==> flow/design.v <==
module biriq_alu #(
    parameter C_HAS_ZBA_EXTENSION   = 1,
    parameter C_HAS_ZBB_EXTENSION   = 1,
    parameter C_HAS_ZBS_EXTENSION   = 1,
    parameter C_HAS_CZERO_EXTENSION = 1
) (
    input  wire logic [31:0] a_i,
    input  wire logic [31:0] b_i,
    input  wire logic [ 6:0] op_i,
    output wire logic [31:0] result_o,
    output wire logic [31:0] adder_result_o,
    output wire logic        mts_o,
    output wire logic        mtu_o,
    output wire logic        eq_o
);
  wire [31:0] adder_result;
  wire [31:0] shifter_result;
  wire [31:0] gates_result;
  wire [31:0] branch_result;
  biriq_adder #(
      .C_HAS_ZBA_EXTENSION(C_HAS_ZBA_EXTENSION),
      .C_HAS_ZBB_EXTENSION(C_HAS_ZBB_EXTENSION)
  ) adder_inst (
      .a_i (a_i),
      .b_i (b_i),
      .op_i(op_i[3:0]),
      .c_o (adder_result)
  );
  biriq_shifter #(
      .C_HAS_ZBB_EXTENSION(C_HAS_ZBB_EXTENSION),
      .C_HAS_ZBS_EXTENSION(C_HAS_ZBS_EXTENSION)
  ) shifter_inst (
      .a_i (a_i),
      .b_i (b_i),
      .op_i(op_i[4:0]),
      .c_o (shifter_result)
  );
  biriq_branch #(
      .C_HAS_ZBB_EXTENSION  (C_HAS_ZBB_EXTENSION),
      .C_HAS_CZERO_EXTENSION(C_HAS_CZERO_EXTENSION)
  ) branch_inst (
      .a_i  (a_i),
      .b_i  (b_i),
      .op_i (op_i[2:0]),
      .mts_o(mts_o),
      .mtu_o(mtu_o),
      .eq_o (eq_o),
      .c_o  (branch_result)
  );
  biriq_gates #(
      .C_HAS_ZBB_EXTENSION(C_HAS_ZBB_EXTENSION)
  ) gates_inst (
      .a_i (a_i),
      .b_i (b_i),
      .op_i(op_i[3:0]),
      .c_o (gates_result)
  );
  assign result_o = op_i[6:5] == 2'b00 ? adder_result :
                  op_i[6:5] == 2'b01 ? shifter_result :
                  op_i[6:5] == 2'b10 ? branch_result : 
                  gates_result;
  assign adder_result_o = adder_result;
endmodule
module biriq_adder #(
    parameter C_HAS_ZBA_EXTENSION = 0,
    parameter C_HAS_ZBB_EXTENSION = 0
) (
    input  wire logic [31:0] a_i,    
    input  wire logic [31:0] b_i,    
    /*verilator lint_off UNUSED*/
    input  wire logic [ 3:0] op_i,   
    /*verilator lint_on UNUSED*/
    output wire logic [31:0] c_o     
);
  wire [31:0] add_res;   
  /*verilator lint_off UNUSED*/
  wire [31:0] ext_res;   
  /*verilator lint_on UNUSED*/
  wire [31:0] sh_res;   
  generate
    if (C_HAS_ZBB_EXTENSION) begin : g_zbb
      assign ext_res = op_i[1:0] == 2'b00 ? {{24{a_i[7]}}, a_i[7:0]} : op_i[1:0] == 2'b01 ? {{16{a_i[15]}}, a_i[15:0]} : op_i[1:0] == 2'b10 ? {16'h0000, a_i[15:0]} : 32'h00000000;
    end else begin : g_nzbb
      assign ext_res = 32'd0;
    end
  endgenerate
  generate
    if (C_HAS_ZBA_EXTENSION) begin : g_zba
      assign sh_res = a_i << op_i[1:0];
    end else begin : g_nzba
      assign sh_res = a_i;
    end
  endgenerate
  assign add_res = op_i[2] ? sh_res - b_i : sh_res + b_i;
  generate
    if (C_HAS_ZBB_EXTENSION) begin : g_zbb_res
      assign c_o = op_i[3] == 1'b0 ? add_res : ext_res;
    end else begin : g_nzbb_res
      assign c_o = add_res;
    end
  endgenerate
endmodule
module biriq_branch #(
    parameter C_HAS_ZBB_EXTENSION   = 1,
    parameter C_HAS_CZERO_EXTENSION = 1
) (
    input  wire [31:0] a_i,     
    input  wire [31:0] b_i,     
    input  wire [ 2:0] op_i,    
    output wire        mts_o,
    output wire        mtu_o,
    output wire        eq_o,
    output wire [31:0] c_o      
);
  wire [31:0] operand_2;
  wire eq;
  wire gt_30;
  logic mts;
  logic mtu;
  wire mt;
  wire slt;
  generate
    if (C_HAS_CZERO_EXTENSION) begin : g_czero
      assign operand_2 = &op_i[2:1] ? 32'd0 : b_i;
    end else begin : g_nczero
      assign operand_2 = b_i;
    end
  endgenerate
  always_comb begin
    case ({
      a_i[31], b_i[31], gt_30
    })
      3'b000: begin
        mts = 0;
        mtu = 0;
      end
      3'b001: begin
        mts = 1;
        mtu = 1;
      end
      3'b010: begin
        mts = 1;
        mtu = 0;
      end
      3'b011: begin
        mts = 1;
        mtu = 0;
      end
      3'b100: begin
        mts = 0;
        mtu = 1;
      end
      3'b101: begin
        mts = 0;
        mtu = 1;
      end
      3'b110: begin
        mts = 0;
        mtu = 0;
      end
      3'b111: begin
        mts = 1;
        mtu = 1;
      end
    endcase
  end
  assign mt = op_i[2] ? mts : mtu;
  assign eq = a_i == operand_2;
  assign gt_30 = a_i[30:0] > b_i[30:0];
  assign slt = {op_i[1:0]} == 2'b10 ? {!(mts | eq)} : {!(mtu | eq)};
  generate
    if (C_HAS_ZBB_EXTENSION && C_HAS_CZERO_EXTENSION) begin : g_zbb_and_czero
      assign c_o = {op_i[2:1]}==2'b11 ? op_i[0]^eq ? a_i : 0 : {op_i[1:0]} == 2'b00 ? mt ? a_i : operand_2 : {op_i[1:0]} == 2'b01 ? !mt ? a_i : operand_2 : {31'd0, slt};
    end else if (C_HAS_ZBB_EXTENSION && !C_HAS_CZERO_EXTENSION) begin : g_zbb_and_nczero
      assign c_o = {op_i[1:0]} == 2'b00 ? mt ? a_i : operand_2 : {op_i[1:0]} == 2'b01 ? !mt ? a_i : operand_2 : {31'd0, slt};
    end else if (!C_HAS_ZBB_EXTENSION && C_HAS_CZERO_EXTENSION) begin : g_nzbb_and_czero
      assign c_o = {op_i[2:1]} == 2'b11 ? op_i[0] ^ eq ? a_i : 0 : {31'd0, slt};
    end else begin : g_nzbb_and_nczero
      assign c_o = {31'd0, slt};
    end
  endgenerate
  assign mts_o = mts;
  assign mtu_o = mtu;
  assign eq_o  = eq;
endmodule
module biriq_gates #(
    parameter C_HAS_ZBB_EXTENSION = 0
) (
    input  wire logic [31:0] a_i,    
    /*verilator lint_off UNUSEDSIGNAL*/
    input  wire logic [31:0] b_i,    
    input  wire logic [ 3:0] op_i,   
    output wire logic [31:0] c_o     
);
  logic [31:0] logic_gate_res;   
  wire  [31:0] operand_2;   
  wire  [31:0] ct_operand;   
  logic [ 5:0] res;   
  wire  [31:0] byte_rev_res;   
  logic [31:0] bitmanip_res;   
  wire [3:0] res_0, res_1, res_2, res_3;
  wire [4:0] res_0_1, res_1_1;
  logic [5:0] cpop_result;
  /*verilator lint_on UNUSEDSIGNAL*/
  assign operand_2 = op_i[2] ? ~b_i : b_i;
  generate
    if (C_HAS_ZBB_EXTENSION) begin : g_zbb
      always_comb begin
        case (op_i[1:0])
          2'b00: logic_gate_res = a_i & operand_2;
          2'b01: logic_gate_res = a_i | operand_2;
          2'b10: logic_gate_res = a_i ^ operand_2;
          2'b11:
          logic_gate_res = {
            {8{|a_i[31:24]}}, {8{|a_i[23:16]}}, {8{|a_i[15:8]}}, {8{|a_i[7:0]}}
          };   
        endcase
      end
    end else begin : g_nzbb
      always_comb begin
        case (op_i[1:0])
          2'b00: logic_gate_res = a_i & operand_2;
          2'b01: logic_gate_res = a_i | operand_2;
          2'b10: logic_gate_res = a_i ^ operand_2;
          2'b11: logic_gate_res = 'x;
        endcase
      end
    end
  endgenerate
  generate
    if (C_HAS_ZBB_EXTENSION) begin : g_zbb_logic
      for (genvar i = 0; i < 32; i++) begin : _clz
        assign ct_operand[i] = !op_i[2] ? a_i[i] : a_i[31-i];
      end
      always_comb begin
        casez (ct_operand)
          32'bzzzzzzzzzzzzzzzzzzzzzzzzzzzzzzz1: res = 0;
          32'bzzzzzzzzzzzzzzzzzzzzzzzzzzzzzz10: res = 1;
          32'bzzzzzzzzzzzzzzzzzzzzzzzzzzzzz100: res = 2;
          32'bzzzzzzzzzzzzzzzzzzzzzzzzzzzz1000: res = 3;
          32'bzzzzzzzzzzzzzzzzzzzzzzzzzzz10000: res = 4;
          32'bzzzzzzzzzzzzzzzzzzzzzzzzzz100000: res = 5;
          32'bzzzzzzzzzzzzzzzzzzzzzzzzz1000000: res = 6;
          32'bzzzzzzzzzzzzzzzzzzzzzzzz10000000: res = 7;
          32'bzzzzzzzzzzzzzzzzzzzzzzz100000000: res = 8;
          32'bzzzzzzzzzzzzzzzzzzzzzz1000000000: res = 9;
          32'bzzzzzzzzzzzzzzzzzzzzz10000000000: res = 10;
          32'bzzzzzzzzzzzzzzzzzzzz100000000000: res = 11;
          32'bzzzzzzzzzzzzzzzzzzz1000000000000: res = 12;
          32'bzzzzzzzzzzzzzzzzzz10000000000000: res = 13;
          32'bzzzzzzzzzzzzzzzzz100000000000000: res = 14;
          32'bzzzzzzzzzzzzzzzz1000000000000000: res = 15;
          32'bzzzzzzzzzzzzzzz10000000000000000: res = 16;
          32'bzzzzzzzzzzzzzz100000000000000000: res = 17;
          32'bzzzzzzzzzzzzz1000000000000000000: res = 18;
          32'bzzzzzzzzzzzz10000000000000000000: res = 19;
          32'bzzzzzzzzzzz100000000000000000000: res = 20;
          32'bzzzzzzzzzz1000000000000000000000: res = 21;
          32'bzzzzzzzzz10000000000000000000000: res = 22;
          32'bzzzzzzzz100000000000000000000000: res = 23;
          32'bzzzzzzz1000000000000000000000000: res = 24;
          32'bzzzzzz10000000000000000000000000: res = 25;
          32'bzzzzz100000000000000000000000000: res = 26;
          32'bzzzz1000000000000000000000000000: res = 27;
          32'bzzz10000000000000000000000000000: res = 28;
          32'bzz100000000000000000000000000000: res = 29;
          32'bz1000000000000000000000000000000: res = 30;
          32'b10000000000000000000000000000000: res = 31;
          default: res = 32;
        endcase
      end
      assign byte_rev_res = {a_i[7:0], a_i[15:8], a_i[23:16], a_i[31:24]};
      always_comb begin
        cpop_result = 0;
        for (integer i = 0; i < 32; i++) begin
          /*verilator lint_off WIDTHEXPAND*/
          cpop_result += a_i[i];
          /*verilator lint_on WIDTHEXPAND*/
        end
      end
      always_comb begin
        case (op_i[1:0])
          2'b00: bitmanip_res = {26'h0, res};
          2'b01: bitmanip_res = {26'h0, res};
          2'b10: bitmanip_res = byte_rev_res;
          2'b11: bitmanip_res = {26'h0, cpop_result};
        endcase
      end
      assign c_o = op_i[3] ? bitmanip_res : logic_gate_res;
    end else begin : g_nzbb_res
      assign c_o = logic_gate_res;
    end
  endgenerate
endmodule
/*verilator lint_on SELRANGE*/
module biriq_shifter #(
    parameter C_HAS_ZBB_EXTENSION = 0,
    parameter C_HAS_ZBS_EXTENSION = 0
) (
    input  wire [31:0] a_i,    
    /*verilator lint_off UNUSED*/
    input  wire [31:0] b_i,    
    input  wire [ 4:0] op_i,   
    /*verilator lint_on UNUSED*/
    output wire [31:0] c_o     
);
  wire [31:0] shift_res;
  wire [31:0] operand_1;
  wire [ 4:0] shamt;
  wire [31:0] shift_operand1, shift_stage1, shift_res_stage1, shift_stage2, shift_res_stage2, shift_stage3, shift_res_stage3, shift_stage4, shift_res_stage4, shift_stage5, shift_res_stage5;
  generate
    if (C_HAS_ZBS_EXTENSION) begin : g_one
      assign operand_1 = op_i[3] & !op_i[0] ? 32'b1 : a_i;
    end else begin : g_none
      assign operand_1 = a_i;
    end
  endgenerate
  assign shamt = b_i[4:0];
  for (genvar i = 0; i < 32; i++) begin : g_rev
    assign shift_operand1[i] = !op_i[0] ? operand_1[31-i] : operand_1[i];
  end
  generate
    if (C_HAS_ZBB_EXTENSION) begin : g_gen_shift_w_zbb
      assign shift_stage1[31] = op_i[1] & !op_i[3] ? shift_operand1[0] : (!op_i[3] & op_i[2]) ? a_i[31] : 1'b0;
      assign shift_stage1[30:0] = shift_operand1[31:1];
      assign shift_res_stage1 = shamt[0] ? shift_stage1 : shift_operand1;
      assign shift_stage2[31:30] = op_i[1] & !op_i[3] ? shift_res_stage1[1:0] :  (!op_i[3] & op_i[2]) ? {{2{a_i[31]}}} : 2'b00;
      assign shift_stage2[29:0] = shift_res_stage1[31:2];
      assign shift_res_stage2 = shamt[1] ? shift_stage2 : shift_res_stage1;
      assign shift_stage3[31:28] = op_i[1] & !op_i[3] ? shift_res_stage2[3:0] : (!op_i[3] & op_i[2]) ? {{4{a_i[31]}}} : 4'b00;
      assign shift_stage3[27:0] = shift_res_stage2[31:4];
      assign shift_res_stage3 = shamt[2] ? shift_stage3 : shift_res_stage2;
      assign shift_stage4[31:24] = op_i[1] & !op_i[3] ? shift_res_stage3[7:0] : (!op_i[3] & op_i[2]) ? {{8{a_i[31]}}} : 8'b00;
      assign shift_stage4[23:0] = shift_res_stage3[31:8];
      assign shift_res_stage4 = shamt[3] ? shift_stage4 : shift_res_stage3;
      assign shift_stage5[31:16] = op_i[1] & !op_i[3] ? shift_res_stage4[15:0] : (!op_i[3] & op_i[2]) ? {{16{a_i[31]}}} : 16'b00;
      assign shift_stage5[15:0] = shift_res_stage4[31:16];
      assign shift_res_stage5 = shamt[4] ? shift_stage5 : shift_res_stage4;
    end else begin : g_gen_shift_wo_zbb
      assign shift_stage1[31] = (!op_i[3] & op_i[2]) ? a_i[31] : 1'b0;
      assign shift_stage1[30:0] = shift_operand1[31:1];
      assign shift_res_stage1 = shamt[0] ? shift_stage1 : shift_operand1;
      assign shift_stage2[31:30] = (!op_i[3] & op_i[2]) ? {{2{a_i[31]}}} : 2'b00;
      assign shift_stage2[29:0] = shift_res_stage1[31:2];
      assign shift_res_stage2 = shamt[1] ? shift_stage2 : shift_res_stage1;
      assign shift_stage3[31:28] = (!op_i[3] & op_i[2]) ? {{4{a_i[31]}}} : 4'b00;
      assign shift_stage3[27:0] = shift_res_stage2[31:4];
      assign shift_res_stage3 = shamt[2] ? shift_stage3 : shift_res_stage2;
      assign shift_stage4[31:24] = (!op_i[3] & op_i[2]) ? {{8{a_i[31]}}} : 8'b00;
      assign shift_stage4[23:0] = shift_res_stage3[31:8];
      assign shift_res_stage4 = shamt[3] ? shift_stage4 : shift_res_stage3;
      assign shift_stage5[31:16] = (!op_i[3] & op_i[2]) ? {{16{a_i[31]}}} : 16'b00;
      assign shift_stage5[15:0] = shift_res_stage4[31:16];
      assign shift_res_stage5 = shamt[4] ? shift_stage5 : shift_res_stage4;
    end
  endgenerate
  for (genvar i = 0; i < 32; i++) begin : g_rev_b
    assign shift_res[i] = !op_i[0] ? shift_res_stage5[31-i] : shift_res_stage5[i];
  end
  generate
    if (C_HAS_ZBS_EXTENSION) begin : g_pg
      logic [31:0] postgate_res;
      always_comb begin
        case ({
          op_i[4], op_i[1]
        })
          2'b00: postgate_res = a_i & ~shift_res;
          2'b01: postgate_res = shift_res & 1;
          2'b10: postgate_res = a_i ^ shift_res;
          2'b11: postgate_res = a_i | shift_res;
        endcase
      end
      assign c_o = op_i[3] ? postgate_res : shift_res;
    end else begin : g_npg
      assign c_o = shift_res;
    end
  endgenerate
endmodule
module ixu_mul (
    input  wire [31:0] a,
    input  wire [31:0] b,
    input  wire [ 1:0] op,
    output wire [31:0] res
);
  wire [32:0] a1, b1;
  assign a1 = {op == 2'b11 ? 1'b0 : a[31], a[31:0]};
  assign b1 = {op[1] ? 1'b0 : b[31], b[31:0]};
  wire [65:0] result;
  assign result = $signed(a1) * $signed(b1);
  assign res = op == 2'b00 ? result[31:0] : result[63:32];
  /*verilator lint_off UNUSED*/
  wire unused;
  assign unused = |result[65:64];
  /*verilator lint_on UNUSED*/
endmodule
module ixu_div (
    input  wire         core_clock_i,   
    input  wire         core_flush_i,   
    input  wire         start,          
    input  wire         unsigned_i,
    input  wire         opcode_i,
    output logic        busy,           
    output logic        done,           
    output logic        valid,          
    output logic        dbz,            
    output logic        overflow,
    input  wire  [31:0] a_i,            
    input  wire  [31:0] b_i,            
    output logic [31:0] res
);
  logic [31:0] b1;   
  logic [31:0] quo, quo_next;   
  logic [32:0] acc, acc_next;   
  logic [$clog2(32)-1:0] i;   
  logic                  unsigned_r;
  logic                  sign;
  logic                  opcode;
  wire  [          31:0] a;
  wire  [          31:0] b;
  assign a = unsigned_i | ~a_i[31] ? a_i : ~a_i + 1'b1;
  assign b = unsigned_i | ~b_i[31] ? b_i : ~b_i + 1'b1;
  always_comb begin
    if (acc >= {1'b0, b1}) begin
      acc_next = acc - b1;
      {acc_next, quo_next} = {acc_next[31:0], quo, 1'b1};
    end else begin
      {acc_next, quo_next} = {acc, quo} << 1;
    end
  end
  wire [31:0] remainder = unsigned_r | ~sign ? acc_next[32:1] : ~acc_next[32:1] + 1'b1;
  wire [31:0] quotient = unsigned_r | ~sign ? quo_next : ~quo_next + 1'b1;
  always_ff @(posedge core_clock_i) begin
    if (core_flush_i) begin
      busy  <= 0;
      done  <= 0;
      valid <= 0;
      dbz   <= 0;
    end else if (start) begin
      valid  <= 0;
      i      <= 0;
      opcode <= opcode_i;
      if (b == 0) begin   
        busy     <= 0;
        done     <= 1;
        dbz      <= 1;
        overflow <= 0;
        res      <= opcode_i ? a_i : 32'hFFFFFFFF;
      end
      else if (a_i==32'h80000000 && b_i==32'hFFFFFFFF && !unsigned_i) begin  
        busy     <= 0;
        done     <= 1;
        dbz      <= 0;
        overflow <= 1;
        res      <= opcode_i ? 32'h00000000 : 32'h80000000;
      end else begin
        busy       <= 1;
        dbz        <= 0;
        overflow   <= 0;
        b1         <= b;
        unsigned_r <= unsigned_i;
        sign       <= opcode_i ? a_i[31] : a_i[31] ^ b_i[31];
        {acc, quo} <= {{32{1'b0}}, a, 1'b0};   
      end
    end else if (busy) begin
      if (i == 5'b11111) begin   
        busy  <= 0;
        done  <= 1;
        valid <= 1;
        res   <= opcode ? remainder : quotient;
      end else begin   
        i   <= i + 1;
        acc <= acc_next;
        quo <= quo_next;
      end
    end else begin
      done <= 1'b0;
    end
  end
endmodule
module ixu_mc_pipe (
    input  wire         core_clock_i,
    input  wire         core_flush_i,
    input  wire  [17:0] data_i,
    input  wire         valid_i,
    output logic        busy_o,
    output wire  [ 5:0] rs1_o,
    output wire  [ 5:0] rs2_o,
    input  wire  [31:0] rs1_data_i,
    input  wire  [31:0] rs2_data_i,
    output wire  [ 4:0] rob_o,
    input  wire  [ 6:0] opcode_i,
    input  wire  [ 6:0] ins_type,
    input  wire         imm_i,
    input  wire  [31:0] immediate_i,
    input  wire  [ 5:0] dest_i,
    output logic [ 5:0] wakeup_dest,
    output logic        wakeup_valid,
    output logic [ 5:0] l_wakeup_dest,
    output logic        l_wakeup_valid,
    output logic [ 5:0] ixu_mc_ex_dest,
    output logic [31:0] ixu_mc_ex_data,
    output logic        ixu_mc_ex_valid,
    output logic [ 5:0] ixu_mc_wb_dest,
    output logic [31:0] ixu_mc_wb_data,
    output logic        ixu_mc_wb_valid,
    output wire  [ 4:0] pmu_ins_id_o,
    output wire         pmu_ins_valid_o
);
  assign rob_o = data_i[4:0];
  assign rs1_o = data_i[11:6];
  assign rs2_o = data_i[17:12];
  typedef enum {
    IDLE,
    DIVISION
  } mc_pipe_state_t;
  mc_pipe_state_t        mc_pipe_state;
  reg             [31:0] a;
  reg             [31:0] b;
  reg             [ 6:0] opc;
  reg             [ 5:0] ex_dest;
  reg             [ 5:0] ex_rob;
  reg                    ex_valid;
  reg             [ 1:0] ex_type;
  reg                    ex_fwd;
  reg                    div_ex;
  wire            [31:0] ex_alu_result;
  wire            [31:0] ex_mul_result;
  wire            [31:0] ex_div_result;
  wire            [31:0] ex_adder_result;
  wire                   mts;
  wire                   mtu;
  wire                   eq;
  wire                   div_busy;
  wire                   div_done;
  wire                   div_dbz;
  wire                   div_overflow;
  wire                   div_valid;
  reg             [31:0] wb_data;
  reg             [ 5:0] wb_dest;
  reg             [ 5:0] wb_rob;
  reg                    wb_mul;
  reg             [31:0] wb_mul_data;
  reg                    wb_fwd;
  reg                    wb_valid;
  always_ff @(posedge core_clock_i) begin
    a   <= ins_type[3] ? 32'd0 : rs1_data_i;
    b   <= imm_i | ins_type[3] ? immediate_i : rs2_data_i;
    opc <= ins_type[3] ? 7'd0 : opcode_i;
  end
  always_ff @(posedge core_clock_i) {wb_dest, ex_dest} <= {ex_dest, dest_i};
  always_ff @(posedge core_clock_i) {wb_rob, ex_rob} <= {ex_rob, data_i[5:0]};
  always_ff @(posedge core_clock_i) wb_mul <= ex_type == 2'b01;
  always_ff @(posedge core_clock_i) wb_mul_data <= ex_mul_result;
  always_ff @(posedge core_clock_i)
    if (core_flush_i) {wb_valid, ex_valid} <= '0;
    else if (div_done) {wb_valid, ex_valid} <= {1'b0, 1'b1};
    else if (div_ex) {wb_valid, ex_valid} <= {1'b0, 1'b1};
    else if (!div_busy) {wb_valid, ex_valid} <= {ex_valid, valid_i};
  always_ff @(posedge core_clock_i) {ex_type} <= ins_type[6] ? 2'b10 : ins_type[5] ? 2'b01 : 2'b00;
  always_ff @(posedge core_clock_i)
    if (core_flush_i) {wb_fwd, ex_fwd} <= '0;
    else if (div_done) {wb_fwd, ex_fwd} <= {1'b0, 1'b1};
    else if (div_ex) {wb_fwd, ex_fwd} <= '0;
    else if (!div_busy) {wb_fwd, ex_fwd} <= {ex_fwd, (|ins_type[5:0]) & valid_i & (dest_i != '0)};
  always_ff @(posedge core_clock_i) wb_data <= ixu_mc_ex_data;
  always_comb begin
    case (mc_pipe_state)
      IDLE: busy_o = valid_i & ins_type[6];
      DIVISION: busy_o = !(div_done);
      default: busy_o = 0;
    endcase
  end
  always_ff @(posedge core_clock_i)
    if (core_flush_i) mc_pipe_state <= IDLE;
    else
      case (mc_pipe_state)
        IDLE: if (valid_i & ins_type[6]) mc_pipe_state <= DIVISION;
        DIVISION: if (div_done) mc_pipe_state <= IDLE;
      endcase
  always_ff @(posedge core_clock_i)
    if (core_flush_i) div_ex <= 1'b0;
    else
      case (mc_pipe_state)
        IDLE: if (valid_i & ins_type[6]) div_ex <= 1'b1;
        DIVISION: div_ex <= 1'b0;
      endcase
  assign ixu_mc_ex_dest = ex_dest;
  assign ixu_mc_ex_data = ex_type == 2'b00 ? ex_alu_result : ex_div_result;
  assign ixu_mc_ex_valid = ex_fwd;
  assign ixu_mc_wb_dest = wb_dest;
  assign ixu_mc_wb_data = wb_mul ? wb_mul_data : wb_data;
  assign ixu_mc_wb_valid = wb_fwd;
  assign wakeup_dest = dest_i;
  assign wakeup_valid = (valid_i & !busy_o & (|ins_type[4:0])) | div_done;
  assign l_wakeup_dest = ex_dest;
  assign l_wakeup_valid = ex_valid & (ex_type == 2'b01);
  assign pmu_ins_id_o = wb_rob[4:0];
  assign pmu_ins_valid_o = wb_valid;
  biriq_alu #(
      .C_HAS_ZBA_EXTENSION  (1'b0),
      .C_HAS_ZBB_EXTENSION  (1'b0),
      .C_HAS_ZBS_EXTENSION  (1'b0),
      .C_HAS_CZERO_EXTENSION(1'b0)
  ) biriq_alu_inst (
      .a_i(a),
      .b_i(b),
      .op_i(opc),
      .result_o(ex_alu_result),
      .adder_result_o(ex_adder_result),
      .mts_o(mts),
      .mtu_o(mtu),
      .eq_o(eq)
  );
  ixu_mul mul_inst (
      .a  (a),
      .b  (b),
      .op (opc[1:0]),
      .res(ex_mul_result)
  );
  ixu_div division_inst (
      .core_clock_i(core_clock_i),
      .core_flush_i(core_flush_i),
      .start(div_ex),
      .unsigned_i(opc[0]),
      .opcode_i(opc[1]),
      .busy(div_busy),
      .done(div_done),
      .valid(div_valid),
      .dbz(div_dbz),
      .overflow(div_overflow),
      .a_i(a),
      .b_i(b),
      .res(ex_div_result)
  );
  /*verilator lint_off UNUSED*/
  wire unused;
  assign unused = |ex_adder_result | mts | mtu | eq | div_dbz | div_overflow | div_valid | div_busy | wb_rob[5];
  /*verilator lint_on UNUSED*/
endmodule
; Step by step through the tools: ixu_mc_pipe
; Module ixu_mc_pipe before and after one edit of its RTL, step after step.
; Lines under "before" count in the file above, lines under "after" in the edited file.
; "change" is "after" less "before", of the values as shown; "change_rel_pct" is that difference over "before", in percent.
; Operators carry their Yosys type and port widths (W data, S select, Z words).
; Not given: --
[design]
top = ixu_mc_pipe
clock = core_clock_i
lib = sky130hd
corner = tt_025C_1v80

; Edit of the RTL
; Unified diff, file above to edited file.
; A script made this edit. It changes what the design does and was not meant as an optimisation.
; begin of diff
@@ -166,5 +166,5 @@
   end
   assign mt = op_i[2] ? mts : mtu;
-  assign eq = a_i == operand_2;
+  assign eq = a_i < operand_2;
   assign gt_30 = a_i[30:0] > b_i[30:0];
   assign slt = {op_i[1:0]} == 2'b10 ? {!(mts | eq)} : {!(mtu | eq)};
; end of diff

; Elaborated design
; Source: Yosys, flattened and elaborated, memories not mapped. Widths are those after wreduce. Registers that Yosys merges into a memory's read port (data or address) are not register bits. Print and check cells do not count. Equal cells are merged and count once.
; Yosys's memory passes give these memory sizes; they may raise the number of words (mostly to a power of two), join words into wider ones and drop unused or constant bits.
[word_totals]
columns = item, before, after, change, change_rel_pct
row1 = ff_bits, 336, 336, 0, 0.00
row2 = romBits, 16, 16, 0, 0.00
row3 = n_memories, 1, 1, 0, 0.00
row4 = inputBits, 138, 138, 0, 0.00
[op_classes]
columns = item, before, after, change, change_rel_pct
row1 = add_sub_neg, 8, 8, 0, 0.00
row2 = mul, 1, 1, 0, 0.00
row3 = cmp, 2, 3, 1, 50.00
row4 = eq_ne, 19, 18, -1, -5.26
row5 = muxes, 136, 136, 0, 0.00
row6 = bitwise, 28, 28, 0, 0.00
row7 = n_reduce_logical, 28, 28, 0, 0.00
[memory_table]
columns = item, before, after
row1 = mem_shapes, 8 x 2 bit 1R0W, 8 x 2 bit 1R0W
[ops]
columns = cell, before, after, change, change_rel_pct
row1 = $eq A32 B32 Y1, 1, 0, -1, -100.00
row2 = $lt A32 B32 Y1, 0, 1, 1, --
; Operator kinds equal on both sides are left out: 49.

; Longest topological paths
; Longest topological path by Yosys (ltp), each cell counted once; first at word level (registers and memories cut), then after technology mapping (sequential cells cut; the memories' decode and read muxes count).
[depth]
columns = item, before, after, change, change_rel_pct
row1 = depth_word, 12, 12, 0, 0.00
row2 = ABC_AREA, 0, 0, --, --
row3 = ltp_mapped, 33, 33, 0, 0.00

; Synthesis result
; Yosys stat after the flow's synthesis: flattened, memories mapped to cells. It holds for the ABC_AREA given above (unset counts as 0); a run with the other value may have another netlist.
[synth_totals]
columns = item, before, after, change, change_rel_pct
row1 = cell_count, 7149, 7116, -33, -0.46
row2 = yosys_area_um2, 61441.4, 61412.6, -28.8, -0.05
row3 = ffs, 305, 305, 0, 0.00
row4 = n_buf, 464, 464, 0, 0.00
[by_type]
columns = type, before, after, change, change_rel_pct
row1 = sky130_fd_sc_hd__o21ai_0, 272, 236, -36, -13.24
row2 = sky130_fd_sc_hd__clkbuf_1, 325, 300, -25, -7.69
row3 = sky130_fd_sc_hd__nor2_1, 667, 691, 24, 3.60
row4 = sky130_fd_sc_hd__and2_1, 43, 19, -24, -55.81
row5 = sky130_fd_sc_hd__nand2_1, 980, 960, -20, -2.04
row6 = sky130_fd_sc_hd__o211ai_1, 50, 30, -20, -40.00
row7 = sky130_fd_sc_hd__nor4_1, 34, 16, -18, -52.94
row8 = sky130_fd_sc_hd__nor3_1, 71, 84, 13, 18.31
row9 = sky130_fd_sc_hd__o21a_1, 28, 15, -13, -46.43
row10 = sky130_fd_sc_hd__xnor2_1, 179, 167, -12, -6.70
row11 = sky130_fd_sc_hd__o21ai_1, 4, 15, 11, 275.00
row12 = sky130_fd_sc_hd__inv_1, 1276, 1286, 10, 0.78
row13 = sky130_fd_sc_hd__buf_1, 105, 115, 10, 9.52
row14 = sky130_fd_sc_hd__xor2_1, 98, 108, 10, 10.20
row15 = sky130_fd_sc_hd__and3_1, 30, 20, -10, -33.33
row16 = sky130_fd_sc_hd__nand2b_1, 48, 57, 9, 18.75
row17 = sky130_fd_sc_hd__o221ai_1, 10, 19, 9, 90.00
row18 = sky130_fd_sc_hd__buf_2, 5, 14, 9, 180.00
; Cell types equal on both sides are left out: 16.
; Not every row of either side is listed.
; By module: a second synthesis without flattening, with its own total; a netlist apart from the flattened one above.
[unflattened]
columns = item, before, after, change, change_rel_pct
row1 = cells_unflattened, 7327, 7336, 9, 0.12
row2 = hier_area_um2, 65001.1, 64978.6, -22.5, -0.03
; Each row is one instance without its submodules.
[by_module_before]
columns = mod, n_inst, n_cells, area_um2, mod_seq_area_um2
row1 = ixu_mul, 1, 4232, 38256.7, 0.0
row2 = ixu_div, 1, 1394, 11761.3, 4224.1
row3 = ixu_mc_pipe, 1, 380, 5196.2, 3343.2
row4 = "biriq_shifter (C_HAS_ZBB_EXTENSION=0, C_HAS_ZBS_EXTENSION=0)", 1, 460, 3189.3, 0.0
row5 = "biriq_adder (C_HAS_ZBA_EXTENSION=0, C_HAS_ZBB_EXTENSION=0)", 1, 356, 2398.6, 0.0
row6 = biriq_gates (C_HAS_ZBB_EXTENSION=0), 1, 309, 2233.4, 0.0
row7 = "biriq_branch (C_HAS_ZBB_EXTENSION=0, C_HAS_CZERO_EXTENSION=0)", 1, 157, 1151.1, 0.0
row8 = biriq_alu, 1, 39, 814.5, 0.0
[by_module_after]
columns = mod, n_inst, n_cells, area_um2, mod_seq_area_um2
row1 = ixu_mul, 1, 4231, 38162.9, 0.0
row2 = ixu_div, 1, 1394, 11761.3, 4224.1
row3 = ixu_mc_pipe, 1, 380, 5196.2, 3343.2
row4 = "biriq_shifter (C_HAS_ZBB_EXTENSION=0, C_HAS_ZBS_EXTENSION=0)", 1, 460, 3189.3, 0.0
row5 = "biriq_adder (C_HAS_ZBA_EXTENSION=0, C_HAS_ZBB_EXTENSION=0)", 1, 356, 2398.6, 0.0
row6 = biriq_gates (C_HAS_ZBB_EXTENSION=0), 1, 309, 2233.4, 0.0
row7 = "biriq_branch (C_HAS_ZBB_EXTENSION=0, C_HAS_CZERO_EXTENSION=0)", 1, 167, 1222.4, 0.0
row8 = biriq_alu, 1, 39, 814.5, 0.0

; Worst setup path after synthesis
; OpenSTA on the mapped netlist: ideal clock, no wires. The path of least setup slack (recovery checks aside). Input and output delay are each 20% of the period. Register names are those of the netlist, which keeps one name where synthesis merged equal registers.
[synth_timing]
columns = item, before, after, change, change_rel_pct
row1 = path_type, register to register, register to register, --, --
row2 = from, register b[0], register b[3], --, --
row3 = to, register wb_mul_data[30], register wb_mul_data[30], --, --
row4 = clock_period_ps, 9000, 9000, 0, 0.00
row5 = setup_time_ps, 131, 62, -69, --
row6 = t_first_pin_ps, 0, 0, 0, --
row7 = arrival_ps, 8690, 8805, 115, 1.32
row8 = required_time_ps, 8869, 8938, 69, 0.78
row9 = path_slack_ps, 179, 132, -47, --
row10 = delay_ps, 8821, 8867, 46, 0.52
row11 = driving_pins, 32, 29, -3, -9.38
row12 = n_path_buf, 3, 4, 1, 33.33
row13 = synth_period_reached_ps, 8821, 8868, 47, 0.53
; "delay_ps" = arrival - input delay + setup time.
; "driving_pins" counts driving pins, that of a launching flip-flop among them; a cell with two outputs on the path counts twice.
; "synth_period_reached_ps" = period - worst setup slack (recovery checks aside). The figure is calculated, with input and output delays left at 20% of the set period.
; The rows between start and end are the longest chain of elaborated cells between them; the timing report does not say that the signal goes this way. Where chains are equally long, one stands for them.
; A line is the first line of the expression or statement that the cell stems from. Yosys adds cells for indexed reads and writes and turns some case tables into memories.
[synth_via_before]
cell_sequence = sky130_fd_sc_hd__dfxtp_1 sky130_fd_sc_hd__clkbuf_1 sky130_fd_sc_hd__clkbuf_1 sky130_fd_sc_hd__clkbuf_1 sky130_fd_sc_hd__nand2_1 sky130_fd_sc_hd__inv_1 sky130_fd_sc_hd__fa_1 sky130_fd_sc_hd__inv_1 sky130_fd_sc_hd__fa_1 sky130_fd_sc_hd__inv_1 sky130_fd_sc_hd__fa_1 sky130_fd_sc_hd__inv_1 sky130_fd_sc_hd__fa_1 sky130_fd_sc_hd__inv_1 sky130_fd_sc_hd__fa_1 sky130_fd_sc_hd__fa_1 sky130_fd_sc_hd__fa_1 sky130_fd_sc_hd__inv_1 sky130_fd_sc_hd__fa_1 sky130_fd_sc_hd__inv_1 sky130_fd_sc_hd__ha_1 sky130_fd_sc_hd__inv_1 sky130_fd_sc_hd__o21bai_1 sky130_fd_sc_hd__a21o_1 sky130_fd_sc_hd__a21oi_1 sky130_fd_sc_hd__o21ai_0 sky130_fd_sc_hd__or3_1 sky130_fd_sc_hd__o211ai_1 sky130_fd_sc_hd__a211oi_1 sky130_fd_sc_hd__a211oi_1 sky130_fd_sc_hd__xor2_1 sky130_fd_sc_hd__o21ai_0
elab_chain_cells = 2
cells_between = 2
cone_lines = 2
classes_between = mul: 1; mux: 1
[synth_lines_before]
columns = item, line
row1 = from (decl), 518  ; reg             [31:0] b;
row2 = from (assign), 547  ; b   <= imm_i | ins_type[3] ? immediate_i : rs2_data_i;
row3 = $mul A33 B33 Y64, 389  ; assign result = $signed(a1) * $signed(b1);
row4 = $mux W32, 390  ; assign res = op == 2'b00 ? result[31:0] : result[63:32];
row5 = to (assign), 553  ; always_ff @(posedge core_clock_i) wb_mul_data <= ex_mul_result;
row6 = to (decl), 542  ; reg             [31:0] wb_mul_data;
[synth_via_after]
cell_sequence = sky130_fd_sc_hd__dfxtp_1 sky130_fd_sc_hd__clkbuf_1 sky130_fd_sc_hd__clkbuf_1 sky130_fd_sc_hd__clkbuf_1 sky130_fd_sc_hd__clkbuf_1 sky130_fd_sc_hd__nand2_1 sky130_fd_sc_hd__fa_1 sky130_fd_sc_hd__fa_1 sky130_fd_sc_hd__inv_1 sky130_fd_sc_hd__fa_1 sky130_fd_sc_hd__inv_1 sky130_fd_sc_hd__fa_1 sky130_fd_sc_hd__inv_1 sky130_fd_sc_hd__fa_1 sky130_fd_sc_hd__fa_1 sky130_fd_sc_hd__fa_1 sky130_fd_sc_hd__inv_1 sky130_fd_sc_hd__fa_1 sky130_fd_sc_hd__inv_1 sky130_fd_sc_hd__ha_1 sky130_fd_sc_hd__and3_1 sky130_fd_sc_hd__and2_1 sky130_fd_sc_hd__nand4_1 sky130_fd_sc_hd__o21ai_0 sky130_fd_sc_hd__nand3b_1 sky130_fd_sc_hd__a31oi_1 sky130_fd_sc_hd__a21oi_1 sky130_fd_sc_hd__or4b_2 sky130_fd_sc_hd__nand3_1
elab_chain_cells = 2
cells_between = 2
cone_lines = 2
classes_between = mul: 1; mux: 1
[synth_lines_after]
columns = item, line
row1 = from (decl), 518  ; reg             [31:0] b;
row2 = from (assign), 547  ; b   <= imm_i | ins_type[3] ? immediate_i : rs2_data_i;
row3 = $mul A33 B33 Y64, 389  ; assign result = $signed(a1) * $signed(b1);
row4 = $mux W32, 390  ; assign res = op == 2'b00 ? result[31:0] : result[63:32];
row5 = to (assign), 553  ; always_ff @(posedge core_clock_i) wb_mul_data <= ex_mul_result;
row6 = to (decl), 542  ; reg             [31:0] wb_mul_data;

; Timing after layout
; Path of least setup slack in the final report of each run of set A (OpenROAD, finished layout, wires in). Where an end is a register, its clock arrival counts in the times.
; The path's times are printed in steps of 10 ps; the period is the one set.
[layout_timing]
columns = item, before, after, change, change_rel_pct
row1 = path_type, register to register, register to register, --, --
row2 = from, register b[13], register b[5], --, --
row3 = to, register wb_mul_data[21], register wb_mul_data[27], --, --
row4 = clock_period_ps, 9000, 9000, 0, 0.00
row5 = setup_time_ps, 60, 140, 80, --
row6 = t_first_pin_ps, 640, 670, 30, 4.69
row7 = arrival_ps, 9080, 8940, -140, -1.54
row8 = required_time_ps, 9580, 9520, -60, -0.63
row9 = path_slack_ps, 500, 580, 80, --
row10 = driving_pins, 32, 32, 0, 0.00
row11 = n_path_buf, 7, 3, -4, -57.14
; The rows between start and end are the longest chain of elaborated cells between them; the timing report does not say that the signal goes this way. Where chains are equally long, one stands for them.
[layout_via_before]
cell_sequence = sky130_fd_sc_hd__dfxtp_2 sky130_fd_sc_hd__clkinvlp_4 sky130_fd_sc_hd__nor3_4 sky130_fd_sc_hd__buf_4 sky130_fd_sc_hd__inv_1 sky130_fd_sc_hd__fa_1 sky130_fd_sc_hd__fa_1 sky130_fd_sc_hd__buf_4 sky130_fd_sc_hd__fa_1 sky130_fd_sc_hd__inv_1 sky130_fd_sc_hd__fa_1 sky130_fd_sc_hd__fa_1 sky130_fd_sc_hd__fa_1 sky130_fd_sc_hd__inv_1 sky130_fd_sc_hd__fa_1 sky130_fd_sc_hd__fa_1 sky130_fd_sc_hd__inv_1 sky130_fd_sc_hd__ha_1 sky130_fd_sc_hd__buf_4 sky130_fd_sc_hd__and3_1 sky130_fd_sc_hd__nand2_1 sky130_fd_sc_hd__nor2_2 sky130_fd_sc_hd__nand4bb_1 sky130_fd_sc_hd__o32ai_1 sky130_fd_sc_hd__buf_4 sky130_fd_sc_hd__o31ai_2 sky130_fd_sc_hd__buf_6 sky130_fd_sc_hd__xnor2_2 sky130_fd_sc_hd__nor2_1 sky130_fd_sc_hd__buf_4 sky130_fd_sc_hd__a21oi_1 sky130_fd_sc_hd__buf_4
elab_chain_cells = 2
cells_between = 2
cone_lines = 2
classes_between = mul: 1; mux: 1
[layout_lines_before]
columns = item, line
row1 = from (decl), 518  ; reg             [31:0] b;
row2 = from (assign), 547  ; b   <= imm_i | ins_type[3] ? immediate_i : rs2_data_i;
row3 = $mul A33 B33 Y64, 389  ; assign result = $signed(a1) * $signed(b1);
row4 = $mux W32, 390  ; assign res = op == 2'b00 ? result[31:0] : result[63:32];
row5 = to (assign), 553  ; always_ff @(posedge core_clock_i) wb_mul_data <= ex_mul_result;
row6 = to (decl), 542  ; reg             [31:0] wb_mul_data;
; Nets of the timed path that keep an RTL name, with a line that drives or declares them; the list need not be complete.
[layout_nets_before]
columns = signal, line
row1 = ex_mul_result[21], 390
[layout_via_after]
cell_sequence = sky130_fd_sc_hd__dfxtp_4 sky130_fd_sc_hd__clkinvlp_4 sky130_fd_sc_hd__buf_12 sky130_fd_sc_hd__or3_4 sky130_fd_sc_hd__fa_2 sky130_fd_sc_hd__fa_1 sky130_fd_sc_hd__inv_1 sky130_fd_sc_hd__fa_2 sky130_fd_sc_hd__clkinvlp_4 sky130_fd_sc_hd__buf_4 sky130_fd_sc_hd__fa_1 sky130_fd_sc_hd__inv_1 sky130_fd_sc_hd__fa_1 sky130_fd_sc_hd__fa_1 sky130_fd_sc_hd__fa_1 sky130_fd_sc_hd__inv_1 sky130_fd_sc_hd__fa_1 sky130_fd_sc_hd__inv_1 sky130_fd_sc_hd__ha_1 sky130_fd_sc_hd__a21o_1 sky130_fd_sc_hd__nand2_1 sky130_fd_sc_hd__nand2_1 sky130_fd_sc_hd__a21o_1 sky130_fd_sc_hd__a21o_1 sky130_fd_sc_hd__a21o_1 sky130_fd_sc_hd__a21o_1 sky130_fd_sc_hd__a21o_1 sky130_fd_sc_hd__buf_4 sky130_fd_sc_hd__a211oi_2 sky130_fd_sc_hd__o31a_1 sky130_fd_sc_hd__xnor2_2 sky130_fd_sc_hd__o21ai_0
elab_chain_cells = 2
cells_between = 2
cone_lines = 2
classes_between = mul: 1; mux: 1
[layout_lines_after]
columns = item, line
row1 = from (decl), 518  ; reg             [31:0] b;
row2 = from (assign), 547  ; b   <= imm_i | ins_type[3] ? immediate_i : rs2_data_i;
row3 = $mul A33 B33 Y64, 389  ; assign result = $signed(a1) * $signed(b1);
row4 = $mux W32, 390  ; assign res = op == 2'b00 ? result[31:0] : result[63:32];
row5 = to (assign), 553  ; always_ff @(posedge core_clock_i) wb_mul_data <= ex_mul_result;
row6 = to (decl), 542  ; reg             [31:0] wb_mul_data;

; Layout results
; Both versions went through the flow (Yosys, OpenROAD) with the same settings in each pair. Constraints: input delay and output delay 20% of the set period each, output load 0.01 pF.
[flow_settings_set_A]
CORE_UTILIZATION = 40
SETUP_SLACK_MARGIN = 0.4
period_ns = 9.0
CAP_MARGIN = 20
CORE_MARGIN = 2
SLEW_MARGIN = 20
[results_set_A]
columns = item, before, after, change, change_rel_pct
row1 = synthArea_um2, 61441.4, 61412.6, -28.8, -0.05
row2 = final_die_area_um2, 156753.0, 156681.0, -72.0, -0.05
row3 = stdcell_area_um2, 69661.8, 70799.2, 1137.4, 1.63
row4 = fin_ws_ps, 500, 584, 84, --
row5 = final_setup_tns_ps, 0, 0, 0, --
[flow_settings_set_B]
CAP_MARGIN = 10
CORE_MARGIN = 10
CORE_UTILIZATION = 21
CTS_CLUSTER_DIAMETER = 54
GPL_TIMING_DRIVEN = 0
PLACE_DENSITY_LB_ADDON = 0.2
period_ns = 6.08
SLEW_MARGIN = 20
[results_set_B]
columns = item, before, after, change, change_rel_pct
row1 = synthArea_um2, 61441.4, 61412.6, -28.8, -0.05
row2 = final_die_area_um2, 314614.0, 314474.0, -140.0, -0.04
row3 = stdcell_area_um2, 80216.9, 79306.1, -910.8, -1.14
row4 = fin_ws_ps, -2554, -2352, 202, --
row5 = final_setup_tns_ps, -69587, -71729, -2142, --
